==> flow/design.v <==
module flipflop(clk,en,rst,i_xdirpal,i_ydirpal,i_xnav,i_ynav,i_xpal,i_ypal,i_bri1,i_bri2,i_bri3, i_bri4,i_bri5,i_bri6,i_bri7, i_bri8,
				i_bri9, i_bri10,o_bri1,o_bri2,o_bri3, o_bri4,o_bri5,o_bri6,o_bri7, o_bri8, o_bri9, o_bri10,
				i_life, o_life, i_brick, o_brick, i_red1, i_red2, i_red3, i_red4, i_blue5, i_blue6, i_blue7, o_red1,o_red2,o_red3,o_red4,
				o_blue5, o_blue6, o_blue7,o_xdirpal,o_ydirpal,o_xnav,o_ynav,o_xpal,o_ypal
);
input clk,en,rst;
input i_xdirpal, i_ydirpal;
input [9:0] i_xnav,i_ynav,i_xpal,i_ypal;
input i_bri1,i_bri2,i_bri3, i_bri4,i_bri5,i_bri6,i_bri7, i_bri8,i_bri9,i_bri10 ;
output reg [9:0] o_xnav,o_ynav,o_xpal,o_ypal;
output reg  o_xdirpal,o_ydirpal;
output reg o_bri1,o_bri2,o_bri3, o_bri4,o_bri5,o_bri6,o_bri7, o_bri8, o_bri9, o_bri10; 
output reg [1:0] o_life;
output reg [3:0] o_brick;
input [1:0]  i_life;
input [3:0]  i_brick;
input [1:0] i_red1, i_red2, i_red3, i_red4;
input[1:0] i_blue5, i_blue6, i_blue7;
output reg [1:0]  o_red1,o_red2,o_red3,o_red4;
output reg [1:0]   o_blue5, o_blue6, o_blue7;
parameter IX_NAV = 10'd 320;	 
parameter IY_NAV = 10'd 470;
parameter IX_PAL = 10'd 320;	 
parameter IY_PAL = 10'd 450;
parameter VITE = 2'd 3;
parameter BLOCCHI = 4'd 10;
parameter RED = 2'd 3;
parameter BLUE = 2'd 2;
always@(posedge clk)
	if(rst) begin							 
				o_bri1<=1'b1;
				o_bri2<=1'b1;
				o_bri3<=1'b1;
				o_bri4<=1'b1;
				o_bri5<=1'b1;
				o_bri6<=1'b1;
				o_bri7<=1'b1;
				o_bri8<=1'b1;
				o_bri9<=1'b1;
				o_bri10<=1'b1;
				o_xdirpal<=1'b0;
				o_xnav<=IX_NAV;
				o_xpal<=IX_PAL;
				o_ydirpal<=1'b0;
				o_ynav<=IY_NAV;
				o_ypal<=IY_PAL;				
				o_life<=VITE;
				o_brick<=BLOCCHI;
				o_blue5<=BLUE;
				o_blue6<=BLUE;
				o_blue7<=BLUE;
				o_red1<=RED;
				o_red2<=RED;
				o_red3<=RED;
				o_red4<=RED;
			end
	else if(en) begin							 
				o_bri1<=i_bri1;
				o_bri2<=i_bri2;
				o_bri3<=i_bri3;
				o_bri4<=i_bri4;
				o_bri5<=i_bri5;
				o_bri6<=i_bri6;
				o_bri7<=i_bri7;
				o_bri8<=i_bri8;
				o_bri9<=i_bri9;
				o_bri10<=i_bri10;
				o_xdirpal<=i_xdirpal;
				o_xnav<=i_xnav;
				o_xpal<=i_xpal;
				o_ydirpal<=i_ydirpal;
				o_ynav<=i_ynav;
				o_ypal<=i_ypal;
				o_life<=i_life;
				o_brick<=i_brick;
				o_blue5<=i_blue5;
				o_blue6<=i_blue6;
				o_blue7<=i_blue7;
				o_red1<=i_red1;
				o_red2<=i_red2;
				o_red3<=i_red3;
				o_red4<=i_red4;
			end
endmodule
module gioco(
	i_ani_stb,														 
	i_clk,															 
	i_rst,															 
	i_animate,														 
	i_dx, 															 
	i_sx,																 
	i_start,															 
	o_x1_pal, o_x2_pal,											 
	o_y1_pal, o_y2_pal,
	o_x1_nav, o_x2_nav,											 
	o_y1_nav, o_y2_nav,
	bri1,bri2,bri3,bri4,bri5,bri6,bri7,bri8,bri9,bri10, 
	ok, ko,															 
	ff_life															 
);
input i_ani_stb, i_clk, i_rst, i_animate, i_dx, i_sx, i_start;
output [9:0] o_x1_pal, o_x2_pal, o_y1_pal, o_y2_pal, o_x1_nav, o_x2_nav, o_y1_nav, o_y2_nav;
output reg bri1,bri2,bri3,bri4,bri5,bri6,bri7,bri8,bri9,bri10;
output reg ok,ko;												
output [1:0] ff_life;
wire ff_bri1, ff_bri2, ff_bri3, ff_bri4,ff_bri5, ff_bri6, ff_bri7, ff_bri8,ff_bri9, ff_bri10;
wire [9:0] ff_x_nav,ff_y_nav,ff_x_pal,ff_y_pal;	
wire ff_x_dirpal,ff_y_dirpal;							
wire [3:0] ff_brick;
wire [1:0] ff_red1,ff_red2,ff_red3,ff_red4;
wire [1:0] ff_blue5,ff_blue6,ff_blue7;
parameter H_SIZE_BRI = 10'd 32;					 
parameter L_SIZE_BRI = 10'd 10; 					 
parameter H_SIZE_NAV = 10'd 32; 					 
parameter L_SIZE_NAV = 10'd 3;  					 
parameter IX_NAV = 10'd 320;						 
parameter IY_NAV = 10'd 470;						 
parameter D_WIDTH = 10'd 640; 				 	 
parameter D_HEIGHT = 10'd 480;					 
parameter H_SIZE_PAL = 10'd 2;					 
parameter IX_PAL = 10'd 320;						 
parameter IY_PAL = 10'd 460;						 
parameter VITE = 2'd 3;								 
parameter BLOCCHI = 4'd 10;						 
parameter ROSSO = 2'd 3;							 
parameter BLU = 2'd 2;								 
parameter wait1=4'b 0000;							 
parameter s0=4'b 0001;
parameter val=4'b 0010;
parameter win=4'b 0100;
parameter go=4'b 1000;
reg [3:0] snext,sreg;								
reg[9:0] x_nav;										 
reg[9:0] y_nav;										 
reg[9:0] x_pal;										 
reg[9:0] y_pal;										 
reg x_dir_pal;											 
reg y_dir_pal;											 
reg [1:0] life;										
reg [3:0] brick;
reg [1:0] red1,red2,red3,red4;
reg [1:0] blue5,blue6,blue7;
assign o_x1_nav = x_nav - H_SIZE_NAV;   
assign o_x2_nav = x_nav + H_SIZE_NAV;   
assign o_y1_nav = y_nav -L_SIZE_NAV; 	 
assign o_y2_nav = y_nav + L_SIZE_NAV;   
assign o_x1_pal = x_pal - H_SIZE_PAL;	 
assign o_x2_pal = x_pal + H_SIZE_PAL;	 
assign o_y1_pal = y_pal -H_SIZE_PAL;	 
assign o_y2_pal = y_pal + H_SIZE_PAL;	 
flipflop ff(									 
	.clk(i_clk),						
	.en(i_ani_stb),
	.rst(i_rst),
	.i_xdirpal(x_dir_pal),			
	.i_ydirpal(y_dir_pal),
	.i_xnav(x_nav),
	.i_ynav(y_nav),
	.i_xpal(x_pal),
	.i_ypal(y_pal),
	.i_bri1(bri1),
	.i_bri2(bri2),
	.i_bri3(bri3),
	.i_bri4(bri4),
	.i_bri5(bri5),
	.i_bri6(bri6),
	.i_bri7(bri7),
	.i_bri8(bri8),
	.i_bri9(bri9),
	.i_bri10(bri10),
	.i_life(life),
	.i_brick(brick),
	.i_red1(red1),
	.i_red2(red2),
	.i_red3(red3),
	.i_red4(red4),
	.i_blue5(blue5),
	.i_blue6(blue6),
	.i_blue7(blue7),
	.o_xdirpal(ff_x_dirpal),		 
	.o_ydirpal(ff_y_dirpal),
	.o_xnav(ff_x_nav),
	.o_ynav(ff_y_nav),
	.o_xpal(ff_x_pal),
	.o_ypal(ff_y_pal),
	.o_bri1(ff_bri1),
	.o_bri2(ff_bri2),
	.o_bri3(ff_bri3),
	.o_bri4(ff_bri4),
	.o_bri5(ff_bri5),
	.o_bri6(ff_bri6),
	.o_bri7(ff_bri7),
	.o_bri8(ff_bri8),
	.o_bri9(ff_bri9),
	.o_bri10(ff_bri10),
	.o_life(ff_life),
	.o_brick(ff_brick),
	.o_red1(ff_red1),
	.o_red2(ff_red2),
	.o_red3(ff_red3),
	.o_red4(ff_red4),
	.o_blue5(ff_blue5),
	.o_blue6(ff_blue6),
	.o_blue7(ff_blue7)
);
always@(posedge i_clk)				 
		if(i_rst)						 
			sreg<=wait1;
		else if(i_ani_stb) sreg<=snext;
always@(*)								 
		case(sreg)
			wait1:if(!i_start) snext=s0;							 
					else snext=wait1;
			s0:   if(i_animate&&i_ani_stb) snext=val; 		 
					else snext=s0;
			val:															 
				 if(!ff_life)
					snext=go;
				 else if(!ff_brick)
					snext=win;
				 else if(!(i_animate&&i_ani_stb))
						snext=s0;
				 else snext = val;
			win: if(!i_start) snext=wait1;						 
				  else snext=win;
			go:  if(!i_start) snext=wait1;						 
				  else snext=go;
			default: snext=wait1;
		endcase
always@(*)								 
	begin
		x_dir_pal=0;					 
		y_dir_pal=0;
		x_nav=IX_NAV;
		y_nav=IY_NAV;
		x_pal=IX_PAL;
		y_pal=IY_PAL;
		bri1=1;
		bri2=1;
		bri3=1;
		bri4=1;
		bri5=1;
		bri6=1;
		bri7=1;
		bri8=1;
		bri9=1;
		bri10=1;
		life=VITE;
		brick=BLOCCHI;
		ok=0;
		ko=0;
		red1=ROSSO;
		red2=ROSSO;
		red3=ROSSO;
		red4=ROSSO;
		blue5=BLU;
		blue6=BLU;
		blue7=BLU;
		case(sreg)
			wait1:				
				begin
					x_dir_pal=0;		
					y_dir_pal=0;
					x_nav=IX_NAV;
					y_nav=IY_NAV;
					x_pal=IX_PAL;
					y_pal=IY_PAL;
				   bri1=1;
					bri2=1;
					bri3=1;
					bri4=1;
					bri5=1;
					bri6=1;
					bri7=1;
					bri8=1;
					bri9=1;
					bri10=1;
					life=VITE;
					brick=BLOCCHI;
					red1=ROSSO;
					red2=ROSSO;
					red3=ROSSO;
					red4=ROSSO;
					blue5=BLU;
					blue6=BLU;
					blue7=BLU;
				end
		val: 
			begin
				x_dir_pal=ff_x_dirpal;						
				y_dir_pal=ff_y_dirpal;
				x_nav=ff_x_nav;
				y_nav=ff_y_nav;
				x_pal=ff_x_pal;
				y_pal=ff_y_pal;
				bri1=ff_bri1;
				bri2=ff_bri2;
				bri3=ff_bri3;
				bri4=ff_bri4;
				bri5=ff_bri5;
				bri6=ff_bri6;
				bri7=ff_bri7;
				bri8=ff_bri8;
				bri9=ff_bri9;
				bri10=ff_bri10;
				life=ff_life;
				brick=ff_brick;
				red1=ff_red1;
				red2=ff_red2;
				red3=ff_red3;
				red4=ff_red4;
				blue5=ff_blue5;
				blue6=ff_blue6;
				blue7=ff_blue7;
				x_pal = (x_dir_pal) ? x_pal + 10'd 2 : x_pal - 10'd 2;  		
				y_pal = (y_dir_pal) ? y_pal + 10'd 2 : y_pal - 10'd 2;
				if (i_sx==1 && i_dx==0)										 
					begin															 
					x_nav =x_nav+10'd 3;										 
						if (x_nav >= (D_WIDTH-H_SIZE_NAV-12'd 1))		 
							x_nav = (D_WIDTH-H_SIZE_NAV-10'd 1);		 
					end
				else if(i_dx==1 && i_sx ==0)								 
					begin
					x_nav = x_nav - 10'd 3;									 
						if (x_nav <= H_SIZE_NAV+12'd 1)					 
							x_nav = H_SIZE_NAV + 10'd 1;					 
					end
						else 
							x_nav=x_nav;										 
				if((y_pal <= 73)&&(y_pal >= 71))
				begin
					if((x_pal >= 140)&&(x_pal <=202)&&bri1)  
						begin
							y_dir_pal =1;  
							red1=red1-2'd 1;
							if(!red1)
								begin
									brick = brick -4'd 1;
									bri1= 1'd 0;
								end
						end
					if((x_pal >= 232)&&(x_pal <=296)&&bri2)  
						begin
							y_dir_pal =1;  
							red2=red2-2'd 1;
							if(!red2)
								begin
									brick = brick -4'd 1;	
									bri2= 1'd 0;
								end
						end
				if((x_pal >=346)&&(x_pal <=410)&&bri3)  
					begin
						y_dir_pal =1;  
						red3=red3-2'd 1;
						if(!red3)
							begin
								brick = brick -4'd 1;
								bri3= 1'd 0;
							end
					end
				if((x_pal >= 440)&&(x_pal <=504)&&bri4)  
					begin
						y_dir_pal =1;  
						red4=red4-2'd 1;
						if(!red4)
							begin
								brick = brick -4'd 1;
								bri4=1'd 0;
							end
					end
			end
	if((y_pal <= 123)&&(y_pal >= 121))
			begin
			if((x_pal >= 184)&&(x_pal <=248)&&bri5)  
					begin
					y_dir_pal =1;  
					blue5=blue5-2'd 1;
					if(!blue5)
					begin
						brick = brick -4'd 1;	
						bri5= 1'd 0;
					end
					end
				if((x_pal >= 288)&&(x_pal <=352)&&bri6)  
					begin
					y_dir_pal =1;  
					blue6=blue6-2'd 1;
					if(!blue6)
						begin	
							brick = brick -4'd 1;	
							bri6=1'd 0;
						end
					end	
				if((x_pal >= 392)&&(x_pal <=456)&&bri7)  
					begin
					y_dir_pal =1;  
					blue7=blue7-2'd 1;
					if(!blue7)
					begin
					brick = brick -4'd 1;	
					bri7= 1'd 0;
					end
					end
			end
		if((y_pal <= 173)&&(y_pal >= 171))
		begin 	if((x_pal >= 232)&&(x_pal <=296)&&bri8)  
					begin
					y_dir_pal =1;  
					bri8= 1'd 0;
				brick = brick -4'd 1;	
					end
				if((x_pal >= 346)&&(x_pal <=410)&&bri9)  
					begin
					y_dir_pal =1;  
					bri9= 1'd 0;
				brick = brick -4'd 1;	
					end
			end
			if((y_pal <= 203)&&(y_pal >= 201)&&bri10)
			begin
			if((x_pal >= 288)&&(x_pal <=352))  
					begin
					y_dir_pal =1;  
					bri10= 1'd 0;	
					brick = brick -4'd 1;
					end		
			end
			if((y_pal<=70)&&(y_pal>=50))
			begin
			if((x_pal<=205)&&(x_pal>=203)&&bri1)
					begin
						x_dir_pal=1;	 
						red1=red1-2'd 1;
						if(!red1)
						begin
						bri1=1'd 0;	
						brick = brick -4'd 1;
						end
					end
			if((x_pal<=205)&&(x_pal>=203)&&bri2)
					begin
						x_dir_pal=1;	 
						red2=red2-2'd 1;
						if(!red2)
						begin
						bri2=1'd 0;
					brick = brick -4'd 1;	
					end
					end
			if((x_pal<=413)&&(x_pal>=411)&&bri3)
						begin
							x_dir_pal=1;	 
						red3=red3-2'd 1;
					if(!red3)	begin	bri3=1'd 0;	
							brick = brick -4'd 1;
						end
						end
			if((x_pal<=507)&&(x_pal>=505)&&bri4)
						begin
							x_dir_pal=1;	 
							red4=red4-2'd 1;
							if(!red4)
							begin
							bri4=1'd 0;	
							brick = brick -4'd 1;
							end
						end
if((x_pal>=135)&&(x_pal<=137)&&bri1)
						begin
							x_dir_pal=0;	 
							red1=red1-2'd 1;
							if(!red1)
							begin
							bri1=1'd 0;	
							brick = brick -4'd 1;
							end
							end
			if((x_pal>=229)&&(x_pal<=231)&&bri2)
						begin
							x_dir_pal=0;	 
							red2=red2-2'd 1;
							if(!red2)
							begin
							bri2=1'd 0;	
							brick = brick -4'd 1;
							end
						end
			if((x_pal>=343)&&(x_pal<=345)&&bri3)
						begin
							x_dir_pal=0;	 
							red3=red3-2'd 1;
							if(!red3)
							begin
							bri3=1'd 0;	
							brick = brick -4'd 1;
							end
						end
			if((x_pal>=437)&&(x_pal<=439)&&bri4)
						begin
							x_dir_pal=0;	 
							red4=red4-2'd 1;
							if(!red4)
							begin
							bri4=1'd 0;	
							brick = brick -4'd 1;
							end
						end
				end
	if((y_pal<=120)&&(y_pal>=100))	
		begin
		if((x_pal<=251)&&(x_pal>=249)&&bri5)
						begin
							x_dir_pal=1;	 
							blue5=blue5-2'd 1;
							if(!blue5)
							begin 
							bri5=1'd 0;	
							brick = brick -4'd 1;
							end
							end
			if((x_pal<=355)&&(x_pal>=353)&&bri6)	 
						begin
							x_dir_pal=1;	 
							blue6=blue6-2'd 1;
							if(!blue6)
							begin
							bri6=1'd 0;	
							brick = brick -4'd 1;
							end
					end
			if((x_pal<=459)&&(x_pal>=457)&&bri7)	 
						begin
							x_dir_pal=1;	 
							blue7=blue7-2'd 1;
							if(!blue7)
							begin
							bri7=1'd 0;	
							brick = brick -4'd 1;
							end
						end
	if((x_pal>=181)&&(x_pal<=183)&&bri5)
						begin
							x_dir_pal=0;	 
							blue5=blue5-2'd 1;
							if(!blue5)
							begin
							bri5=1'd 0;	
							brick = brick -4'd 1;
							end
						end
			if((x_pal>=285)&&(x_pal<=287)&&bri6)
						begin
							x_dir_pal=0;	 
							blue6=blue6-2'd 1;
							if(!blue6)
							begin
							bri6=1'd 0;	
							brick = brick -4'd 1;
							end
						end	
			if((x_pal>=389)&&(x_pal<=391)&&bri7)
						begin
							x_dir_pal=0;	 
							blue7=blue7-2'd 1;
							if(!blue7)
							begin
							bri7=1'd 0;				
							brick = brick -4'd 1;
							end
						end	
	end
			if((y_pal<=170)&&(y_pal>=150))
			begin
			if((x_pal<=299)&&(x_pal>=297)&&bri8)
						begin
							x_dir_pal=1;	 
							bri8=1'd 0;	
							brick = brick -4'd 1;
						end	
			if((x_pal<=349)&&(x_pal>=347)&&bri9)	 
						begin
							x_dir_pal=1;	 
							bri9=1'd 0;	
							brick = brick -4'd 1;
						end
if((x_pal>=229)&&(x_pal<=231)&&bri8)	 
						begin
							x_dir_pal=0;	 
							bri8=1'd 0;	
							brick = brick -4'd 1;
						end
			if((x_pal>=343)&&(x_pal<=345)&&bri9)	 
						begin
							x_dir_pal=0;	 
							bri9=1'd 0;	
							brick = brick -4'd 1;
						end	
	end
					if((y_pal<=220)&&(y_pal>=200)&&bri10)	 
				begin	
				if((x_pal<=355)&&(x_pal>=353))
				begin
							x_dir_pal=1;	 
							bri10=1'd 0;	
							brick = brick -4'd 1;
						end			
			if((x_pal>=285)&&(x_pal<=287)) 
			begin
							x_dir_pal=0;	 
							bri10=1'd 0;
							brick = brick -4'd 1;	
						end	
			end	
			if((y_pal>=47)&&(y_pal<=49))
		begin	
			if((x_pal >= 138)&&(x_pal <=202)&&bri1)  
					begin
						y_dir_pal = 0;  
						red1=red1-2'd 1;
						if(!red1)
						begin
						bri1 = 1'd 0; 
						brick = brick -4'd 1;
						end
						end
				if((x_pal >= 232)&&(x_pal <=296)&&bri2)  
					begin
						y_dir_pal = 0;  
						red2=red2-2'd 1;
						if(!red2)
						begin
						bri2 =  1'd 0; 
						brick = brick -4'd 1;
						end
					end
				if((x_pal >= 346)&&(x_pal <=410)&&bri3)  
					begin
						y_dir_pal = 0;  
						red3=red3-2'd 1;
						if(!red3)
						begin
						bri3 =  1'd 0;
						brick = brick -4'd 1;	
						end
					end
				if((x_pal >= 440)&&(x_pal <=504)&&bri4)  
					begin
						y_dir_pal = 0;  
						red4=red4-2'd 1;
						if(!red4)
						begin
						bri4 =  1'd 0;
						brick = brick -4'd 1;	
						end
					end	
	end	
		if((y_pal>=97)&&(y_pal<=99))
			begin
			if((x_pal >= 184)&&(x_pal <=248)&&bri5)  
					begin
						y_dir_pal = 0;  
						blue5=blue5-2'd 1;
						if(!blue5)
						begin
						bri5 =  1'd 0;
						brick = brick -4'd 1;	
						end
					end	
				if((x_pal >= 288)&&(x_pal <=352)&&bri6)  
					begin
						y_dir_pal = 0;  
						blue6=blue6-2'd 1;
						if(!blue6)
						begin
						bri6 =  1'd 0; 
						brick = brick -4'd 1;
						end
					end	
				if((x_pal >= 392)&&(x_pal <=456)&&bri7)  
					begin
						y_dir_pal = 0;  
						blue7=blue7-2'd 1;
						if(!blue7)
						begin
						bri7 =  1'd 0; 
						brick = brick -4'd 1;
						end
					end
			end
			if((y_pal>=147)&&(y_pal<=149))
		begin 
			if((x_pal >= 232)&&(x_pal <=296)&&bri8)  
					begin
						y_dir_pal = 0;  
						bri8 =  1'd 0;
						brick = brick -4'd 1;	
					end
				if((x_pal >=346)&&(x_pal <=410)&&bri9)  
					begin
						y_dir_pal = 0;  
						bri9 =  1'd 0;
						brick = brick -4'd 1;	
					end	
			end
			if((y_pal>=197)&&(y_pal<=199))
				if((x_pal >= 288)&&(x_pal <=352)&&bri10)  
					begin
						y_dir_pal = 0;  
						bri10 =  1'd 0;
						brick = brick -4'd 1;	
					end
			if(x_pal <= H_SIZE_PAL+1)					 
				x_dir_pal=1;							 
			if(x_pal >= (D_WIDTH-H_SIZE_PAL-1))			 
				x_dir_pal = 0;							 
			if (y_pal <= H_SIZE_PAL + 1)		 
				y_dir_pal = 1;				 
			if (y_pal>=463)								
				if ((x_pal >= x_nav-H_SIZE_NAV)&&(x_pal <= x_nav + H_SIZE_NAV))	 
					y_dir_pal = 0;							 
				else 
					begin								
						life=life-2'b01;
						x_pal = IX_PAL;
						y_pal = IY_PAL;
						x_nav = IX_NAV;
					end
		end
		s0:
			begin
				x_dir_pal=ff_x_dirpal;						 
				y_dir_pal=ff_y_dirpal;
				x_nav=ff_x_nav;
				y_nav=ff_y_nav;
				x_pal=ff_x_pal;
				y_pal=ff_y_pal;
				bri1=ff_bri1;
				bri2=ff_bri2;
				bri3=ff_bri3;
				bri4=ff_bri4;
				bri5=ff_bri5;
				bri6=ff_bri6;
				bri7=ff_bri7;
				bri8=ff_bri8;
				bri9=ff_bri9;
				bri10=ff_bri10;
				life=ff_life;
				brick=ff_brick;
				red1=ff_red1;
				red2=ff_red2;
				red3=ff_red3;
				red4=ff_red4;
				blue5=ff_blue5;
				blue6=ff_blue6;
				blue7=ff_blue7;
			end
		win:begin
					ok=1;
			 end
		go:begin
					ko=1;
			end
	   default:
			begin
				x_dir_pal=0;
				y_dir_pal=0;
				x_nav=IX_NAV;
				y_nav=IY_NAV;
				x_pal=IX_PAL;
				y_pal=IY_PAL;
				bri1=1;
				bri2=1;
				bri3=1;
				bri4=1;
				bri5=1;
				bri6=1;
				bri7=1;
				bri8=1;
				bri9=1;
				bri10=1;
				life=VITE;
				brick=BLOCCHI;
				ok=0;
				ko=0;
				red1=ROSSO;
				red2=ROSSO;
				red3=ROSSO;
				red4=ROSSO;
				blue5=BLU;
				blue6=BLU;
				blue7=BLU;
			end
		endcase
end			
endmodule
-- From RTL to reports: gioco
Tool output for the design above, in the order of the flow.
Line numbers count from 1 in the design file above.
Operators: Yosys type, input widths -> output width; for muxes data width and select width s.
Library cell names are shortened.
A cell with n/a has no value.
- design top: gioco
- clock: i_clk
- standard-cell library: sky130hd
- corner: tt_025C_1v80

-- Elaborated design
Counts by Yosys on the flattened word-level netlist (proc, flatten, opt, wreduce; memories kept). Register bits leave out memories and registers merged into their read ports (data or address). Print and check cells are left out. Cells with the same type and inputs are merged into one.
- output and inout bits: 94
- bits in registers: 76
- word-level cells at 777
- reductions and logical operators at 112
- $add $sub $neg: 85
- equality and inequality tests at 6
- bitwise logic cells: 3
- mux-type cells: 468
- $lt $le $gt $ge: 77
- operator list (operator ; count):
    $mux 4 ; 150
    $mux 1 ; 198
    $sub 4x1->4 const B ; 40
    $mux 2 ; 80
    $ge 10x8->1 const B ; 15
    $ge 10x9->1 const B ; 15
    $le 10x9->1 const B ; 15
    $mux 10 ; 14
    $le 10x8->1 const B ; 13
    $logic_and 1x1->1 ; 78
    $add 10x2->10 const B ; 6
    $sub 10x2->10 const B ; 6
    $pmux 10 s2 ; 3
    $sub 2x1->2 const B ; 29
    $logic_not 2->1 ; 29
    $le 10x7->1 const B ; 5
    $ge 10x7->1 const B ; 4
    $pmux 2 s2 ; 8
    $pmux 1 s2 ; 12
    $ge 10x10->1 const B ; 2
    $le 10x2->1 const B ; 2
    $add 10x6->10 const B ; 2
    $sub 10x6->10 const B ; 2
    $ge 10x6->1 const B ; 2
    $le 10x6->1 const B ; 2
    $pmux 4 s5 ; 1
    $ge 10x10->1 ; 1
    $le 10x10->1 ; 1
Other operator kinds: 12; their cells: 16.

-- Longest topological paths
Longest topological path by Yosys (ltp), each cell counted once; first at word level (registers and memories cut), then after technology mapping (sequential cells cut; the memories' decode and read muxes count).
- depth after elaboration at 191
- ABC_AREA: 0
- mapped depth: 93

-- Netlist
Yosys stat after the flow's synthesis: flattened, memories mapped to cells. It holds for the ABC_AREA given above (unset counts as 0); a run with the other value may have another netlist.
- flip-flops: 77
- noted chip area (Yosys): 0.0138395 mm2
- noted mapped cells: 2002
- cells by type (cell type ; count):
    dfxtp_1 ; 77
    ha_1 ; 109
    xnor2_1 ; 104
    nand2_1 ; 208
    nor2_1 ; 203
    o21ai_0 ; 125
    xor2_1 ; 63
    a21oi_1 ; 91
    nand3_1 ; 89
    inv_1 ; 95
    nor3_1 ; 64
    clkbuf_1 ; 81
    and3_1 ; 40
    mux2i_1 ; 22
    a31oi_1 ; 34
    nand4_1 ; 34
    and2_1 ; 33
    a211oi_1 ; 27
Other cell types: 89; their cells: 503.
The figures by module come from a second, unflattened synthesis with its own total; it is not the netlist above.
- cell total of the unflattened synthesis: 1894
- noted area total of the unflattened synthesis: 0.0136656 mm2
Each row is one instance without its submodules.
- modules (module ; sequential area (mm2) ; area (mm2) ; cells ; instances):
    gioco ; 0.0001001 ; 0.0110006 ; 1658 ; 1
    flipflop ; 0.0014414 ; 0.0026651 ; 236 ; 1

-- Worst setup path after synthesis
Path of least setup slack by OpenSTA after synthesis, without wires, with an ideal clock, recovery checks aside; 20% of the period is set as input and as output delay. Where synthesis merged equal registers, the netlist keeps one of their names.
- path type: reg2reg
- start: register ff.o_xpal[1]
- end: register ff.o_brick[3]
- period: 24000 ps
- noted stages: 92
- noted library setup time: 125 ps
- delay of the path at 17922 ps
- noted slack: 6078 ps
- noted data arrival time: 17797 ps
- noted time at the first pin: 0 ps
- noted path buffers: 2
- required time at 23875 ps
- synthesis period reached at 17922 ps
"delay of the path" is the arrival time less input delay plus setup time.
"stages" counts driving pins, that of a launching flip-flop among them; a cell with two outputs on the path counts twice.
"synthesis period reached" is the clock period less the worst setup slack; recovery checks do not enter. This is arithmetic on one report: input and output delays are still those of the set period (20% each).
Between the ends stands the longest chain of elaborated cells between them, by number of cells; it is not shown to be the way that was timed. Of several equally long chains one is given.
Each line given opens the expression or statement behind the cell; cells for indexed reads and writes are added by Yosys, which also makes memories of some case tables.
- cells stage by stage: dfxtp_1 > inv_1 > fa_1 > nand2b_1 > a21o_1 > and3_1 > buf_4 > nor2_2 > inv_2 > buf_2 > and4_1 > a22oi_1 > o211a_1 > nor2_1 > ha_1 > o21ai_0 > o21ai_0 > ha_1 > (+56 left out) > o22ai_1 > a31oi_1 > ha_1 > o21bai_1 > a21oi_1 > ha_1 > a21oi_1 > a21oi_1 > xor2_1 > xnor2_1 > o21a_1 > or3_1 > a211oi_2 > nor3_1 > or3_1 > a22o_1 > and3_1 > o41a_1
- length of the longest elaborated chain: 191
- elaborated cells between the ends (all ways): 502
- ends and longest elaborated chain, after synthesis (item ; line ; text):
    start: declaration ; 10 ; output reg [9:0] o_xnav,o_ynav,o_xpal,o_ypal;
    start: assignment ; 43 ; o_xpal<=IX_PAL;
    start: assignment ; 70 ; o_xpal<=i_xpal;
    $sub 10x2->10 ; 315 ; x_pal = (x_dir_pal) ? x_pal + 10'd 2 : x_pal - 10'd 2;
    $mux 10 ; 315 ;
    $ge 10x8->1 ; 333 ; if((x_pal >= 140)&&(x_pal <=202)&&bri1)
    $logic_and 1x1->1 (2 in a row) ; 333 ;
    $mux 4 ; 333 ;
    $mux 4 ; 331 ; if((y_pal <= 73)&&(y_pal >= 71))
    $mux 4 ; 259 ; case(sreg)
    (+176 left out) ; n/a ;
    $mux 4 ; 700 ; if((x_pal >=346)&&(x_pal <=410)&&bri9)
    $mux 4 ; 692 ; if((y_pal>=147)&&(y_pal<=149))
    $mux 4 ; 259 ;
    $sub 4x1->4 ; 712 ; brick = brick -4'd 1;
    $mux 4 ; 708 ; if((x_pal >= 288)&&(x_pal <=352)&&bri10)
    $mux 4 ; 707 ; if((y_pal>=197)&&(y_pal<=199))
    $pmux 4 s2 ; 259 ;
    end: assignment ; 48 ; o_brick<=BLOCCHI;
    end: assignment ; 75 ; o_brick<=i_brick;
    end: declaration ; 14 ; output reg [3:0] o_brick;

-- Timing after layout
Path of least setup slack in the final report of job 3 (OpenROAD, finished layout, wires in). Where an end is a register, its clock arrival counts in the times.
The path's times are printed in steps of 10 ps; the period is the one set.
- path type: reg2reg
- start: register ff.o_xpal[1]
- end: register ff.o_brick[3]
- period: 21600 ps
- noted time at the first pin: 360 ps
- noted path buffers: 0
- noted stages: 89
- noted data arrival time: 19770 ps
- noted library setup time: 110 ps
- noted slack: 2080 ps
- required time at 21850 ps
Between the ends stands the longest chain of elaborated cells between them, by number of cells; it is not shown to be the way that was timed. Of several equally long chains one is given.
- cells stage by stage: dfxtp_4 > clkinvlp_4 > fa_1 > nand2b_1 > a21o_1 > a21oi_4 > o221ai_1 > o22a_1 > or3_4 > and4_1 > nor2_1 > ha_1 > o21ai_0 > o21ai_1 > ha_1 > mux2_2 > ha_1 > nand2_1 > (+53 left out) > o22ai_1 > a31oi_1 > ha_1 > o21bai_1 > a21oi_2 > ha_1 > a21oi_1 > a21oi_1 > xor2_2 > xnor2_4 > o21a_1 > or3_1 > a211oi_2 > nor3_1 > or3_1 > a22o_1 > and3_1 > o41a_1
- length of the longest elaborated chain: 191
- elaborated cells between the ends (all ways): 502
- ends and longest elaborated chain, after layout (item ; line ; text):
    start: declaration ; 10 ; output reg [9:0] o_xnav,o_ynav,o_xpal,o_ypal;
    start: assignment ; 43 ; o_xpal<=IX_PAL;
    start: assignment ; 70 ; o_xpal<=i_xpal;
    $sub 10x2->10 ; 315 ; x_pal = (x_dir_pal) ? x_pal + 10'd 2 : x_pal - 10'd 2;
    $mux 10 ; 315 ;
    $ge 10x8->1 ; 333 ; if((x_pal >= 140)&&(x_pal <=202)&&bri1)
    $logic_and 1x1->1 (2 in a row) ; 333 ;
    $mux 4 ; 333 ;
    $mux 4 ; 331 ; if((y_pal <= 73)&&(y_pal >= 71))
    $mux 4 ; 259 ; case(sreg)
    (+176 left out) ; n/a ;
    $mux 4 ; 700 ; if((x_pal >=346)&&(x_pal <=410)&&bri9)
    $mux 4 ; 692 ; if((y_pal>=147)&&(y_pal<=149))
    $mux 4 ; 259 ;
    $sub 4x1->4 ; 712 ; brick = brick -4'd 1;
    $mux 4 ; 708 ; if((x_pal >= 288)&&(x_pal <=352)&&bri10)
    $mux 4 ; 707 ; if((y_pal>=197)&&(y_pal<=199))
    $pmux 4 s2 ; 259 ;
    end: assignment ; 48 ; o_brick<=BLOCCHI;
    end: assignment ; 75 ; o_brick<=i_brick;
    end: declaration ; 14 ; output reg [3:0] o_brick;

Ticket comment

Design gioco on sky130hd. What follows are 5 stored runs of the flow, each under its own settings; their order means nothing. The constraints put input and output delay at 20% of the set period each and load the outputs with 0.01 pF.
"period reached" means the clock period less the worst setup slack. The figure is calculated, with input and output delays left at 20% of the set period.
"time of the worst setup path" is the time allowed to the run's worst setup path (the clock period less input and output delay, where it has them) less its slack. Clock arrival times count: a late capture clock shortens it, a late launch clock lengthens it.
"total power of the final layout" rests on the timing tool's default activity at the inputs, not on a simulated workload.
"time of the worst setup path" is given in steps of 10 ps.

Job 1
Settings were CAP_MARGIN = 20; CELL_PAD_IN_SITES_DETAIL_PLACEMENT = 2; CORE_MARGIN = 2; CORE_UTILIZATION = 62; CTS_CLUSTER_SIZE = 21; HOLD_SLACK_MARGIN = 0.26; MAX_ROUTING_LAYER = met4; MIN_ROUTING_LAYER = met2; PLACE_DENSITY_LB_ADDON = 0.1; SETUP_SLACK_MARGIN = 1.92; SLEW_MARGIN = 30; period_ns = 15.2
- unfinished; error DPL-0033 in placement

Job 2
Settings were CORE_MARGIN = 4; CORE_UTILIZATION = 68; GPL_ROUTABILITY_DRIVEN = 0; MIN_ROUTING_LAYER = met2; period_ns = 24.0; CAP_MARGIN = 20; SLEW_MARGIN = 20
- unfinished; error GRT-0116 in routing

Job 3
Settings were CORE_UTILIZATION = 40; SETUP_SLACK_MARGIN = 0.73; period_ns = 21.6; CAP_MARGIN = 20; CORE_MARGIN = 2; SLEW_MARGIN = 20
- standard-cell area after routing at 0.0156963 mm2
- post-synthesis cell area: 0.0138395 mm2
- worst setup slack after layout at 2081 ps
- noted the lowest hold slack: 503 ps
- time of the worst setup path: 19520 ps
- type of the worst setup path: reg2reg
- noted the post-route setup TNS: 0 ps
- noted the utilization of the finished layout: 45.8%
- full die area: 0.0361019 mm2
- total power of the final layout: 575.9 µW
- noted the period reached: 19519 ps

Job 4
Settings were CORE_UTILIZATION = 40; period_ns = 21.6; CAP_MARGIN = 20; CORE_MARGIN = 2; SLEW_MARGIN = 20
- noted the utilization of the finished layout: 45.4%
- time of the worst setup path: 19980 ps
- type of the worst setup path: reg2reg
- post-synthesis cell area: 0.0138395 mm2
- standard-cell area after routing at 0.0155574 mm2
- worst setup slack after layout at 1615 ps
- full die area: 0.0361019 mm2
- total power of the final layout: 573.6 µW
- noted the period reached: 19985 ps
- noted the post-route setup TNS: 0 ps
- noted the lowest hold slack: 498 ps

Job 5
Settings were CORE_UTILIZATION = 32; period_ns = 21.6; CAP_MARGIN = 20; CORE_MARGIN = 2; SLEW_MARGIN = 20
- standard-cell area after routing at 0.0157251 mm2
- worst setup slack after layout at 1381 ps
- noted the post-route setup TNS: 0 ps
- noted the utilization of the finished layout: 36.7%
- post-synthesis cell area: 0.0138395 mm2
- time of the worst setup path: 20220 ps
- type of the worst setup path: reg2reg
- total power of the final layout: 572.7 µW
- noted the lowest hold slack: 505 ps
- full die area: 0.044927 mm2
- noted the period reached: 20219 ps
